==> flow/design.v <==
module Booth_Encoder #(
    parameter radix = 3
) (
    input [radix-1:0] input_num,
    output reg [5-1:0] NUM_CODE  
);
    always @(*) begin
        case (input_num)
            3'b000, 3'b111: NUM_CODE = 5'b10000;
            3'b001, 3'b010: NUM_CODE = 5'b00010;
            3'b101, 3'b110: NUM_CODE = 5'b00001;
            3'b011: NUM_CODE = 5'b01000;
            3'b100: NUM_CODE = 5'b00100;
        endcase
    end
endmodule
`timescale 1ns / 1ps
module Booth_MUL #(
    parameter INPUT_WIDTH = 8,
    parameter NUM_CODE_WIDTH = 5,
    parameter MATRIX_SIZE = 3,
    parameter OUTPUT_WIDTH=$clog2(MATRIX_SIZE*(2**INPUT_WIDTH))-1
) (
    input clk,reset_n,
    input signed [INPUT_WIDTH-1:0] input_q,
    input [NUM_CODE_WIDTH-1:0] NUM_CODE,
    input signed [OUTPUT_WIDTH-1:0] input_partialmul,
    output signed [OUTPUT_WIDTH-1:0] partialmul_out,
    output signed [INPUT_WIDTH-1:0] input_q_next
);
    wire signed [OUTPUT_WIDTH-1:0] input_partialmul_opshift;
    assign input_partialmul_opshift = input_partialmul <<< 2;
    reg signed [OUTPUT_WIDTH-1:0] pipeline_reg_input_partialmul_opshift;
    reg signed [INPUT_WIDTH-1:0] pipeline_reg_input_q;
    reg [NUM_CODE_WIDTH-1:0] pipeline_reg_NUM_CODE;
    reg signed [OUTPUT_WIDTH-1:0] partialmul_out_inner;
    wire signed [OUTPUT_WIDTH-1:0] q_ext, q_rev_ext;
    assign q_ext = pipeline_reg_input_q;
    assign q_rev_ext = -q_ext;
    always @(posedge clk or negedge reset_n) begin
        if (!reset_n)begin
            pipeline_reg_input_partialmul_opshift<=0;
            pipeline_reg_input_q<=0;
            pipeline_reg_NUM_CODE<=0;
        end
        else begin
            pipeline_reg_input_partialmul_opshift<=input_partialmul_opshift;
            pipeline_reg_input_q<=input_q;
            pipeline_reg_NUM_CODE<=NUM_CODE;
        end
    end
    reg signed [INPUT_WIDTH-1:0] input_q_state2;
    always @(posedge clk or negedge reset_n) begin
        if (!reset_n) begin
            partialmul_out_inner<=0;
            input_q_state2<=0;
        end
        else begin
            case (pipeline_reg_NUM_CODE)
                5'b01000:partialmul_out_inner<=(q_ext<<<1)+pipeline_reg_input_partialmul_opshift;
                5'b00100:partialmul_out_inner<=(q_rev_ext<<<1)+pipeline_reg_input_partialmul_opshift;
                5'b00010:partialmul_out_inner<=q_ext+pipeline_reg_input_partialmul_opshift;
                5'b00001:partialmul_out_inner<=q_rev_ext+pipeline_reg_input_partialmul_opshift;
                default:partialmul_out_inner<=pipeline_reg_input_partialmul_opshift;
            endcase
            input_q_state2<=pipeline_reg_input_q;
        end
    end
    assign input_q_next=input_q_state2;
    assign partialmul_out=partialmul_out_inner;
endmodule
`timescale 1ns / 1ps
module Booth_top #(
    parameter INPUT_WIDTH = 8,
    parameter NUM_CODE_WIDTH = 5,
    parameter MATRIX_SIZE = 3,
    parameter OUTPUT_WIDTH=$clog2(MATRIX_SIZE*(2**INPUT_WIDTH))-1
) (
    input clk,
    input reset_n,
    input signed [INPUT_WIDTH-1:0] input_q,
    input signed [INPUT_WIDTH-1:0] input_k,
    input signed [OUTPUT_WIDTH-1:0] left_final_partialmul_out,  
    output reg signed [OUTPUT_WIDTH-1:0] final_partialmul_out
);
    wire [NUM_CODE_WIDTH-1:0] NUM_CODE_0, NUM_CODE_1, NUM_CODE_2, NUM_CODE_3;
    wire signed [OUTPUT_WIDTH-1:0] partialmul_out_0;
    wire signed [OUTPUT_WIDTH-1:0] partialmul_out_1;
    wire signed [OUTPUT_WIDTH-1:0] partialmul_out_2;
    wire signed [OUTPUT_WIDTH-1:0] partialmul_out_3;
    wire signed [INPUT_WIDTH-1:0] q_next_0;
    wire signed [INPUT_WIDTH-1:0] q_next_1;
    wire signed [INPUT_WIDTH-1:0] q_next_2;
    Booth_Encoder booth_enc0 (
        .input_num($unsigned(input_k[7:5])),
        .NUM_CODE(NUM_CODE_0)
    );
    Booth_Encoder booth_enc1 (
        .input_num($unsigned(input_k[5:3])),
        .NUM_CODE(NUM_CODE_1)
    );
    Booth_Encoder booth_enc2 (
        .input_num($unsigned(input_k[3:1])),
        .NUM_CODE(NUM_CODE_2)
    );
    Booth_Encoder booth_enc3 (
        .input_num({$unsigned(input_k[1:0]), 1'b0}),
        .NUM_CODE(NUM_CODE_3)
    );
    Booth_MUL #(.MATRIX_SIZE(MATRIX_SIZE), .OUTPUT_WIDTH(OUTPUT_WIDTH),
                .INPUT_WIDTH(INPUT_WIDTH), .NUM_CODE_WIDTH(NUM_CODE_WIDTH)) Booth_MUL_0 (
        .clk(clk),
        .reset_n(reset_n),
        .input_q(input_q),
        .NUM_CODE(NUM_CODE_0),
        .input_partialmul({OUTPUT_WIDTH{1'b0}}),
        .partialmul_out(partialmul_out_0),
        .input_q_next(q_next_0)
    );
    Booth_MUL #(.MATRIX_SIZE(MATRIX_SIZE), .OUTPUT_WIDTH(OUTPUT_WIDTH),
                .INPUT_WIDTH(INPUT_WIDTH), .NUM_CODE_WIDTH(NUM_CODE_WIDTH)) Booth_MUL_1 (
        .clk(clk),
        .reset_n(reset_n),
        .input_q(q_next_0),
        .NUM_CODE(NUM_CODE_1),
        .input_partialmul(partialmul_out_0),
        .partialmul_out(partialmul_out_1),
        .input_q_next(q_next_1)
    );
    Booth_MUL #(.MATRIX_SIZE(MATRIX_SIZE), .OUTPUT_WIDTH(OUTPUT_WIDTH),
                .INPUT_WIDTH(INPUT_WIDTH), .NUM_CODE_WIDTH(NUM_CODE_WIDTH)) Booth_MUL_2 (
        .clk(clk),
        .reset_n(reset_n),
        .input_q(q_next_1),
        .NUM_CODE(NUM_CODE_2),
        .input_partialmul(partialmul_out_1),
        .partialmul_out(partialmul_out_2),
        .input_q_next(q_next_2)
    );
    Booth_MUL #(.MATRIX_SIZE(MATRIX_SIZE), .OUTPUT_WIDTH(OUTPUT_WIDTH),
                .INPUT_WIDTH(INPUT_WIDTH), .NUM_CODE_WIDTH(NUM_CODE_WIDTH)) Booth_MUL_3 (
        .clk(clk),
        .reset_n(reset_n),
        .input_q(q_next_2),
        .NUM_CODE(NUM_CODE_3),
        .input_partialmul(partialmul_out_2),
        .partialmul_out(partialmul_out_3),
        .input_q_next()
    );
    always @(posedge clk or negedge reset_n) begin
        if (!reset_n) final_partialmul_out <= 0;
        else final_partialmul_out <= partialmul_out_3 + left_final_partialmul_out;
    end
endmodule
module PE_Array #(
    parameter INPUT_WIDTH = 8,
    parameter NUM_CODE_WIDTH = 5,
    parameter MATRIX_SIZE = 3,
    parameter OUTPUT_WIDTH=$clog2(MATRIX_SIZE*(2**INPUT_WIDTH))-1
)(
    input clk,
    input reset_n,
    input [INPUT_WIDTH*MATRIX_SIZE-1:0] input_q,  
    input [INPUT_WIDTH*MATRIX_SIZE*MATRIX_SIZE-1:0] input_k,  
    output [OUTPUT_WIDTH*MATRIX_SIZE-1:0] final_partialmul_out   
);
    wire [OUTPUT_WIDTH*MATRIX_SIZE*(MATRIX_SIZE+1)-1:0] psum;
    genvar i, j;
    generate
        for (i = 0; i < MATRIX_SIZE; i = i + 1) begin : row
            assign psum[OUTPUT_WIDTH*(i*(MATRIX_SIZE+1))+:OUTPUT_WIDTH] = {OUTPUT_WIDTH{1'b0}};
            for (j = 0; j < MATRIX_SIZE; j = j + 1) begin : col
                Booth_top #(
                    .INPUT_WIDTH(INPUT_WIDTH),
                    .NUM_CODE_WIDTH(NUM_CODE_WIDTH),
                    .MATRIX_SIZE(MATRIX_SIZE),
                    .OUTPUT_WIDTH(OUTPUT_WIDTH)
                ) pe (
                    .clk(clk),
                    .reset_n(reset_n),
                    .input_q(input_q[INPUT_WIDTH*(MATRIX_SIZE-j)-1-:INPUT_WIDTH]),  
                    .input_k(input_k[INPUT_WIDTH*(MATRIX_SIZE*MATRIX_SIZE-MATRIX_SIZE*i-j)-1-:INPUT_WIDTH]),  
                    .left_final_partialmul_out(psum[OUTPUT_WIDTH*(i*(MATRIX_SIZE+1)+j)+:OUTPUT_WIDTH]),  
                    .final_partialmul_out(psum[OUTPUT_WIDTH*(i*(MATRIX_SIZE+1)+j+1)+:OUTPUT_WIDTH])  
                );
                if(j==MATRIX_SIZE-1) assign final_partialmul_out[(MATRIX_SIZE-i)*OUTPUT_WIDTH-1-:OUTPUT_WIDTH]=psum[OUTPUT_WIDTH*(i*(MATRIX_SIZE+1)+j+1)+:OUTPUT_WIDTH];
            end
        end
    endgenerate
endmodule
module Array_control#(
    parameter INPUT_WIDTH = 8,
    parameter NUM_CODE_WIDTH = 5,
    parameter MATRIX_SIZE = 3,
    parameter ADDR_WIDTH = $clog2(MATRIX_SIZE**2<<2),
    parameter OUTPUT_WIDTH=$clog2(MATRIX_SIZE*(2**INPUT_WIDTH))-1
)(
    input start,clk,reset_n,
    input        [INPUT_WIDTH*MATRIX_SIZE-1:0]      buffer_input_q, 
    input        [INPUT_WIDTH*MATRIX_SIZE*MATRIX_SIZE-1:0]           buffer_input_k,
    output       job_start,
    output reg         buffer_read_K_EN,
    output             buffer_read_Q_EN,
    output reg      write_enable,
    output reg     [ADDR_WIDTH-1:0]        write_addr,
    output     [ADDR_WIDTH-1:0]        buffer_Q_addr,
    output   [MATRIX_SIZE*OUTPUT_WIDTH-1:0]             QK_RESULT
);
localparam IDLE=1'b0;
localparam ROLLING=1'b1;
localparam PIPE_LATENCY = 1 + 2*4 + 1 + (MATRIX_SIZE-1);
localparam LAST_CNT = PIPE_LATENCY + MATRIX_SIZE - 1;
reg state;
reg [5:0] cnt;
assign job_start = (state==IDLE) & start;
assign buffer_read_Q_EN = (state==ROLLING) && (cnt < 2*MATRIX_SIZE-1);
assign buffer_Q_addr = cnt[ADDR_WIDTH-1:0];
wire [OUTPUT_WIDTH*MATRIX_SIZE-1:0] final_partialmul_out;
    PE_Array #(
        .INPUT_WIDTH(INPUT_WIDTH),
        .NUM_CODE_WIDTH(NUM_CODE_WIDTH),
        .MATRIX_SIZE(MATRIX_SIZE),
        .OUTPUT_WIDTH(OUTPUT_WIDTH)
    ) pe_array_inst (
        .clk(clk),
        .reset_n(reset_n),
        .input_q(buffer_input_q),
        .input_k(buffer_input_k),
        .final_partialmul_out(final_partialmul_out)
    );
assign QK_RESULT=final_partialmul_out;
always @(posedge clk or negedge reset_n) begin
    if(!reset_n)begin
        state<=IDLE;
        cnt<=0;
        buffer_read_K_EN<=0;
        write_enable<=0;
        write_addr<=0;
    end
    else case (state)
    IDLE: begin
        write_enable<=0;
        if(start) begin
            state<=ROLLING;
            cnt<=0;
            buffer_read_K_EN<=1;
        end
    end
    ROLLING:begin
        cnt<=cnt+1;
        buffer_read_K_EN<=0;
        if(cnt>=PIPE_LATENCY-1 && cnt<LAST_CNT) begin
            write_enable<=1;
            write_addr<=cnt-(PIPE_LATENCY-1);
        end
        else write_enable<=0;
        if(cnt==LAST_CNT-1) state<=IDLE;
    end
    endcase
end
endmodule
module matrix_buffer #(
    parameter INPUT_WIDTH = 8,
    parameter MATRIX_SIZE = 3,
    parameter ADDR_WIDTH = $clog2(MATRIX_SIZE**2 << 2)
)(
    input clk,
    input reset_n,
    input K_V_read_EN, K_V_write_EN, K_V_clear,
    input signed [INPUT_WIDTH*MATRIX_SIZE-1:0] MATRIX_INPUT,
    output reg signed [INPUT_WIDTH*MATRIX_SIZE*MATRIX_SIZE-1:0] MATRIX_OUTPUT  
);
    integer i, j;
    reg signed [INPUT_WIDTH*MATRIX_SIZE-1:0] BUFFER [MATRIX_SIZE-1:0];
    reg [ADDR_WIDTH-1:0] K_offset;
    always @(posedge clk or negedge reset_n) begin
        if (~reset_n) begin
            MATRIX_OUTPUT <= 0;
            K_offset <= 0;
           for (j = 0; j < MATRIX_SIZE; j = j + 1) begin
               BUFFER[j] <= {MATRIX_SIZE*INPUT_WIDTH{1'b0}};
           end
        end
        else begin
            if (K_V_read_EN) begin
                for (i = 0; i < MATRIX_SIZE; i = i + 1) begin
                    MATRIX_OUTPUT[(MATRIX_SIZE-i) * INPUT_WIDTH * MATRIX_SIZE -1 -: MATRIX_SIZE * INPUT_WIDTH] <= BUFFER[i];
                end
            end
            if (K_V_clear) K_offset <= 0;
            else if (K_V_write_EN) begin
                if (K_offset < MATRIX_SIZE) BUFFER[K_offset] <= MATRIX_INPUT;
                K_offset <= K_offset + 1;  
            end
        end
    end
endmodule
module row_buffer #(
    parameter INPUT_WIDTH = 8,          
    parameter MATRIX_SIZE = 3,          
    parameter ADDR_WIDTH = $clog2(MATRIX_SIZE**2<<2)  
)(
    input clk,
    input reset_n,
    input write_en, clear,                            
    input [MATRIX_SIZE*INPUT_WIDTH-1:0] ROW_INPUT,
    input read_en,                                      
    input [ADDR_WIDTH-1:0] read_addr,                   
    output reg [MATRIX_SIZE*INPUT_WIDTH-1:0] read_data       
);
    localparam DEPTH = 2*MATRIX_SIZE-1;
    reg [MATRIX_SIZE*INPUT_WIDTH-1:0] buffer_data [DEPTH-1:0];  
    reg [ADDR_WIDTH-1:0] offset;
    integer j;
    always @(posedge clk or negedge  reset_n) begin
        if (~reset_n) begin
           for (j = 0; j < DEPTH; j = j + 1) begin
               buffer_data[j] <= {MATRIX_SIZE*INPUT_WIDTH{1'b0}};
           end
            offset <= 0;
            read_data <= {MATRIX_SIZE*INPUT_WIDTH{1'b0}};
        end
        else begin
            if (clear) offset <= 0;
            else if (write_en) begin
                for (j = 0; j < MATRIX_SIZE; j = j + 1) begin
                    if (offset + j < DEPTH)
                        buffer_data[offset + j][(MATRIX_SIZE - j) * INPUT_WIDTH - 1 -: INPUT_WIDTH]
                            <= ROW_INPUT[(MATRIX_SIZE - j) * INPUT_WIDTH - 1 -: INPUT_WIDTH];
                end
                offset <= offset + 1;  
            end
            if (read_en) begin
                if (read_addr < DEPTH) read_data <= buffer_data[read_addr];
            end
        end
    end
endmodule
module OutputBuffer #(
    parameter MATRIX_SIZE = 3,
    parameter INPUT_WIDTH=8,
    parameter ADDR_WIDTH = $clog2(MATRIX_SIZE**2<<2),
    parameter OUTPUT_WIDTH = $clog2(MATRIX_SIZE*(2**INPUT_WIDTH))-1
)(
    input clk,
    input reset_n,
    input read_en,
    input [ADDR_WIDTH-1:0] READ_ADDR,
    input write_enable,
    input [ADDR_WIDTH-1:0] write_addr,
    input [OUTPUT_WIDTH*MATRIX_SIZE-1:0] QK_RESULT ,  
    output reg [MATRIX_SIZE*OUTPUT_WIDTH-1:0] QK_RESULT_READ
);
reg [OUTPUT_WIDTH-1:0] BUFFER [MATRIX_SIZE-1:0][MATRIX_SIZE-1:0];  
integer i,j;
always @(posedge clk or negedge  reset_n) begin
    if (~reset_n) begin
        QK_RESULT_READ<=0;
        for(i=0;i<MATRIX_SIZE;i=i+1) for(j=0;j<MATRIX_SIZE;j=j+1) BUFFER[i][j]<=0;
    end else begin
        if(write_enable) begin
            for(i=0;i<MATRIX_SIZE;i=i+1)
                if(write_addr<MATRIX_SIZE)
                    BUFFER[i][write_addr]<=QK_RESULT[(MATRIX_SIZE-i)*OUTPUT_WIDTH-1-:OUTPUT_WIDTH];
        end
        if(read_en && READ_ADDR<MATRIX_SIZE) begin
            for (i = 0; i < MATRIX_SIZE; i = i + 1) begin
                QK_RESULT_READ[(MATRIX_SIZE-i) * OUTPUT_WIDTH -1 -: OUTPUT_WIDTH] <= BUFFER[READ_ADDR][i]; 
            end
        end
    end
end
endmodule
module Attention_top #(
    parameter INPUT_WIDTH = 8,
    parameter NUM_CODE_WIDTH = 5,
    parameter MATRIX_SIZE = 3,
    parameter ADDR_WIDTH = $clog2(MATRIX_SIZE**2<<2),
    parameter OUTPUT_WIDTH = $clog2(MATRIX_SIZE*(2**INPUT_WIDTH))-1
)(
    input clk,
    input reset_n,
    input start,
    input softmax_req,DATA_write_EN,
    input  [INPUT_WIDTH*MATRIX_SIZE-1:0] Q_INPUT,
    input [INPUT_WIDTH*MATRIX_SIZE-1:0] MATRIX_INPUT,
    output reg [MATRIX_SIZE*OUTPUT_WIDTH-1:0] Output_RESULT,
    input output_req
);
wire [ADDR_WIDTH-1:0] Q_S_addr, write_addr;
wire [MATRIX_SIZE*OUTPUT_WIDTH-1:0] QK_RESULT;
wire write_enable;
wire job_start;
wire [INPUT_WIDTH*MATRIX_SIZE*MATRIX_SIZE-1:0] MATRIX_OUTPUT;
wire [OUTPUT_WIDTH*MATRIX_SIZE-1:0] output_buffer_READ_VALUE;
wire [INPUT_WIDTH*MATRIX_SIZE-1:0] Q_S_date;
wire K_V_read_EN;
wire Q_S_read_EN;
reg output_buffer_READ_EN;
reg [ADDR_WIDTH-1:0] output_buffer_READ_ADDR;
reg [ADDR_WIDTH-1:0] output_READ_ADDR;
    Array_control #(
        .INPUT_WIDTH(INPUT_WIDTH),
        .NUM_CODE_WIDTH(NUM_CODE_WIDTH),
        .MATRIX_SIZE(MATRIX_SIZE),
        .ADDR_WIDTH(ADDR_WIDTH),
        .OUTPUT_WIDTH(OUTPUT_WIDTH)
    ) array_control_inst (
        .start(start),
        .clk(clk),
        .reset_n(reset_n),
        .buffer_input_q(Q_S_date),
        .buffer_input_k(MATRIX_OUTPUT),
        .job_start(job_start),
        .buffer_read_K_EN(K_V_read_EN),
        .buffer_read_Q_EN(Q_S_read_EN),
        .write_enable(write_enable),
        .write_addr(write_addr),
        .buffer_Q_addr(Q_S_addr),
        .QK_RESULT(QK_RESULT)
    );
    matrix_buffer #(
        .INPUT_WIDTH(INPUT_WIDTH),
        .MATRIX_SIZE(MATRIX_SIZE),
        .ADDR_WIDTH(ADDR_WIDTH)
    ) matrix_buffer_inst (
        .clk(clk),
        .reset_n(reset_n),
        .K_V_read_EN(K_V_read_EN),
        .K_V_write_EN(DATA_write_EN),
        .K_V_clear(job_start),
        .MATRIX_INPUT(MATRIX_INPUT),
        .MATRIX_OUTPUT(MATRIX_OUTPUT)
    );
    row_buffer #(
        .INPUT_WIDTH(INPUT_WIDTH),
        .MATRIX_SIZE(MATRIX_SIZE),
        .ADDR_WIDTH(ADDR_WIDTH)
    ) row_buffer_inst (
        .clk(clk),
        .reset_n(reset_n),
        .write_en(DATA_write_EN),
        .clear(job_start),
        .ROW_INPUT(Q_INPUT),
        .read_en(Q_S_read_EN),
        .read_addr(Q_S_addr),
        .read_data(Q_S_date)
    );
    OutputBuffer #(
        .MATRIX_SIZE(MATRIX_SIZE),
        .INPUT_WIDTH(INPUT_WIDTH),
        .ADDR_WIDTH(ADDR_WIDTH),
        .OUTPUT_WIDTH(OUTPUT_WIDTH)
    ) output_buffer_inst (
        .clk(clk),
        .reset_n(reset_n),
        .write_enable(write_enable),
        .write_addr(write_addr),
        .QK_RESULT(QK_RESULT),
        .read_en(output_buffer_READ_EN),
        .READ_ADDR(output_buffer_READ_ADDR),
        .QK_RESULT_READ(output_buffer_READ_VALUE)
    );
    always @(posedge clk or negedge reset_n) begin
        if(~reset_n) begin
            output_READ_ADDR<=0;
            output_buffer_READ_EN<=0;
            output_buffer_READ_ADDR<=0;
            Output_RESULT<=0;
        end
        else if(output_req) begin
            output_buffer_READ_EN<=1;
            output_buffer_READ_ADDR<=output_READ_ADDR;
            output_READ_ADDR<=output_READ_ADDR+1;
            Output_RESULT<=output_buffer_READ_VALUE;
        end
        else begin
            output_READ_ADDR<=0;
            output_buffer_READ_EN<=0;
            Output_RESULT<=0;
        end
    end
endmodule
From RTL to reports: Attention_top
What the tools print for Attention_top, step after step.
Line numbers count from 1 in the design file above.
Operators carry their Yosys type and port widths (W data, S select, Z words).
Cell names lack the library's common part.
Not given: n/a

inputs
  top = Attention_top
  clock = clk
  standard-cell library = sky130hd
  timing corner = tt_025C_1v80

After elaboration
Source: Yosys, flattened and elaborated. Widths are those after wreduce. Registers that Yosys merges into a memory's read port (data or address) are not register bits. Print and check cells do not count.
Memory sizes are those after Yosys's memory passes, which may raise the word count (mostly to a power of two), join words into wider ones and drop unused or constant bits.

cells by class
  $add $sub $neg = 138
  multipliers = 1
  $lt $le $gt $ge = 9
  eq/ne operators = 212
  mux-type cells = 110
  bitwise gates (word level) = 3
  reduce/logical cells = 71

operators by type and width
  operator                count
  $mux W9                 54
  $pmux W9 S4             9
  $add A9 B9 Y9           33
  $add A7 B7 Y7           36
  $pmux W7 S4             9
  $pmux W9 S9             3
  $eq A5 B1 Y1 const B    36
  $eq A5 B2 Y1 const B    36
  $eq A5 B3 Y1 const B    36
  $eq A5 B4 Y1 const B    36
  $add A5 B5 Y5           36
  $pmux W5 S4             9
  $pmux W24 S5            1
  $pmux W3 S4             9
  $eq A4 B3 Y1 const B    24
  $add A8 B9 Y9           9
  $reduce_and A4 Y1       18
  $mul A32 B2 Y4 const B  1
  $lt A32 B3 Y1 const B   2
  $eq A4 B2 Y1 const B    12
  $logic_not A1 Y1        36
  $mux W6                 6
  $neg A8 Y9              3
  $mux W27                1
  $eq A3 B2 Y1 const B    8
  $eq A4 B1 Y1 const B    6
  $eq A4 B4 Y1 const B    6
  $logic_not A4 Y1        6

Not listed: further kinds 33, cells in them 63.

storage and ports
  flip-flop bits (word level) = 1063
  bits in read-only memories = 1440
  clocked read ports x word width = 180
  memories = 36
  bits of input ports = 54
  output and inout port bits = 27
  elaborated cells = 718

memories
  name              depth  width  rd ports  write ports  line  source
  (name not given)  8      5      1         0            8     case (input_num)
  (name not given)  8      5      1         0            8
  (name not given)  8      5      1         0            8
  (name not given)  8      5      1         0            8
  (name not given)  8      5      1         0            8
  (name not given)  8      5      1         0            8

Further memories, not shown: 30.

Logic depth
Depth = most cells in a row (Yosys ltp): at word level without a register or memory, in the mapped netlist without a sequential cell, where the memories' decode and read muxes count.

depth
  word-level depth = 9
  ABC_AREA = 1
  depth in mapped cells = 21
  mapped depth without buffers = 20

Synthesis result
The flow's flattened synthesis, as Yosys stat reports it; memories are mapped. The netlist is that of the ABC_AREA named above (0 if unset); the other value can give another one.
The area totals of this step are shown rounded.

mapped netlist
  mapped cells = 6478
  synthesis area = 0.05822 mm^2
  sequential part of the area = 0.03088 mm^2
  flip-flops = 1234
  buffers = 152

cells by type
  cell type  count  area in all (um^2)
  dfrtp_1    1234   3.09E+04
  nand2_1    1424   5.35E+03
  inv_1      943    3.54E+03
  ha_1       250    3128
  o21ai_0    455    2.28E+03
  nor2_1     399    1.5E+03
  a21oi_1    238    1.19E+03
  nand4_1    182    1.14E+03
  o21ai_1    219    1.1E+03
  nand3_1    192    960.922
  fa_1       34     680.653
  xor2_1     73     639.363
  o22ai_1    92     575.552
  xnor2_1    63     551.779
  o221ai_1   49     429.162
  mux2_2     36     405.389
  o211ai_1   49     367.853
  clkbuf_1   95     356.592

Not listed: further types 44, cells in them 451.

Worst setup path after synthesis
Source: OpenSTA report_checks on the synthesized netlist (no wires, ideal clock, input and output delay 20% of the period each), path of least setup slack; recovery checks are left aside. Register names are those of the netlist, which keeps one name where synthesis merged equal registers.

timing path after synthesis
  kind = reg2reg
  start = register output_buffer_READ_ADDR[0]
  end = register output_buffer_inst.QK_RESULT_READ[19]
  clock period = 5.0 ns
  setup time = 0.116 ns
  launch time at the first pin = 0.000 ns
  data arrival time = 2.952 ns
  required time = 4.884 ns
  setup slack = 1.932 ns
  path delay = 3.068 ns
  stages = 15
  path buffers = 1
  synthesis period reached = 3.068 ns

"path delay" = arrival - input delay + setup time.
"stages": output pins that drive a net of the path, with the launching flip-flop's if there is one; two outputs of one cell count as two.
"synthesis period reached" = period - worst setup slack (recovery checks aside). The figure is calculated, with input and output delays left at 20% of the set period.
Between the ends stands the longest chain of elaborated cells between them, by number of cells; it is not shown to be the way that was timed. Of several equally long chains one is given.
A line is the first line of the expression or statement that the cell stems from. Yosys adds cells for indexed reads and writes and turns some case tables into memories.

on the way, after synthesis
  path through = dfrtp_1 inv_1 ha_1 inv_1 fa_1 ha_1 clkbuf_1 nor2_1 nand3_1 nand2_1 nor2_4 nor2_1 nand3_1 nand2_1 nand2_1
  cells in the longest elaborated chain = 5
  elaborated cells on any way between the ends = 15
  source lines of those cells = 2
  those cells by class = add/sub: 2; mul: 1; compare: 1; eq/ne: 8; mux: 1; reduce/logical: 2

ends and longest elaborated chain, after synthesis
  element          line  source
  start, declared  400   reg [ADDR_WIDTH-1:0] output_buffer_READ_ADDR;
  start, assigned  468   output_buffer_READ_ADDR<=0;
  start, assigned  473   output_buffer_READ_ADDR<=output_READ_ADDR;
  $sub A2 B6 Y7    368   QK_RESULT_READ[(MATRIX_SIZE-i) * OUTPUT_WIDTH -1 -: OUTPUT_WIDTH] <= BUFFER[READ_ADDR][i];
  $mul A32 B2 Y4   368
  $add A4 B2 Y4    368
  $eq A4 B4 Y1     368
  $pmux W9 S9      368
  end, assigned    358   QK_RESULT_READ<=0;
  end, assigned    368
  end, declared    352   output reg [MATRIX_SIZE*OUTPUT_WIDTH-1:0] QK_RESULT_READ

Path in the finished layout
From the final timing report of job 1: the path of least setup slack in the routed layout; clock arrival at registers is part of the times.

timing path after layout
  kind = reg2reg
  start = register (name not given)
  end = register array_control_inst.pe_array_inst.row[1].col[1].pe.Booth_MUL_3.partialmul_out_inner[7]
  clock period = 4.53 ns
  setup time = 0.10 ns
  launch time at the first pin = 0.77 ns
  data arrival time = 4.09 ns
  required time = 5.21 ns
  setup slack = 1.11 ns
  stages = 20
  path buffers = 1

Between the ends stands the longest chain of elaborated cells between them, by number of cells; it is not shown to be the way that was timed. Of several equally long chains one is given.
A register here has more assigning lines than the two given.

on the way, after layout
  path through = dfrtp_2 inv_4 ha_4 nand2_1 nor2_2 nand2_2 nand2_4 buf_4 o221ai_1 a21oi_1 a21oi_1 ha_1 nand2_1 nand2_1 a31oi_2 nor2_1 o21ai_0 nand2_1 xnor2_1 a21oi_1
  cells in the longest elaborated chain = 3
  elaborated cells on any way between the ends = 6
  source lines of those cells = 6
  those cells by class = add/sub: 5; mux: 1

ends and longest elaborated chain, after layout
  element        line  source
  $neg A8 Y9     39    assign q_rev_ext = -q_ext;
  $add A9 B9 Y9  63    5'b00001:partialmul_out_inner<=q_rev_ext+pipeline_reg_input_partialmul_opshift;
  $pmux W9 S4    59    case (pipeline_reg_NUM_CODE)
  end, assigned  60    5'b01000:partialmul_out_inner<=(q_ext<<<1)+pipeline_reg_input_partialmul_opshift;
  end, assigned  61    5'b00100:partialmul_out_inner<=(q_rev_ext<<<1)+pipeline_reg_input_partialmul_opshift;
  end, declared  36    reg signed [OUTPUT_WIDTH-1:0] partialmul_out_inner;

Ticket comment

Design Attention_top on sky130hd. What follows are 5 stored runs of the flow, each under its own settings; their order means nothing. The constraints put input and output delay at 20% of the set period each and load the outputs with 0.01 pF.
"worst setup path time" means the part of the period allowed to the worst setup path (the constraints hold back 20% at inputs and 20% at outputs) less its slack; where the path has registers, the arrival times of their clocks count too.
"overall power" is the tool's figure for a default switching activity; nothing was simulated.
Results are given in rounded form.
Among the settings, -- means not set for that run.

name                                           job 1    job 2    job 3    job 4    job 5
ABC_AREA                                       1        --       --       --       --
CAP_MARGIN                                     0        15       20       20       20
CELL_PAD_IN_SITES_DETAIL_PLACEMENT             1        0        --       0        --
CELL_PAD_IN_SITES_GLOBAL_PLACEMENT             0        --       --       --       --
CORE_MARGIN                                    5        2        2        2        2
CORE_UTILIZATION                               49       54       40       54       51
CTS_CLUSTER_SIZE                               69       61       --       --       35
HOLD_SLACK_MARGIN                              0.11     0.26     --       --       --
MAX_ROUTING_LAYER                              met4     met4     --       --       met5
MIN_ROUTING_LAYER                              met1     --       --       --       met1
PLACE_DENSITY                                  0.68     --       --       --       --
SETUP_SLACK_MARGIN                             1.32     0.2      0.98     --       -0.23
SLEW_MARGIN                                    30       20       20       20       20
TNS_END_PERCENT                                5        --       --       --       60
period_ns                                      4.53     3.47     4.14     3.06     3.48
CORE_ASPECT_RATIO                              --       1.51     --       0.88     --
GPL_ROUTABILITY_DRIVEN                         --       0        --       0        --
GPL_TIMING_DRIVEN                              --       0        --       1        --
PLACE_DENSITY_LB_ADDON                         --       0.16     --       --       0.06
CTS_CLUSTER_DIAMETER                           --       --       --       184      32
overall die area (mm^2)                        0.1258   0.1103   0.1483   0.1102   0.1166
standard-cell area of the final layout (mm^2)  0.06725  0.06786  0.06944  0.06953  0.06976
setup slack of the critical path (ns)          1.111    -0.089   0.950    -0.093   -0.015
worst setup path time (ns)                     3.42     3.56     3.19     3.15     3.49
kind of the worst setup path                   reg2reg  reg2reg  reg2reg  reg2reg  reg2reg
overall power (W)                              0.04922  0.06695  0.05733  0.07694  0.07255
mapped cell area after synthesis (mm^2)        0.05822  0.05808  0.05808  0.05808  0.05808
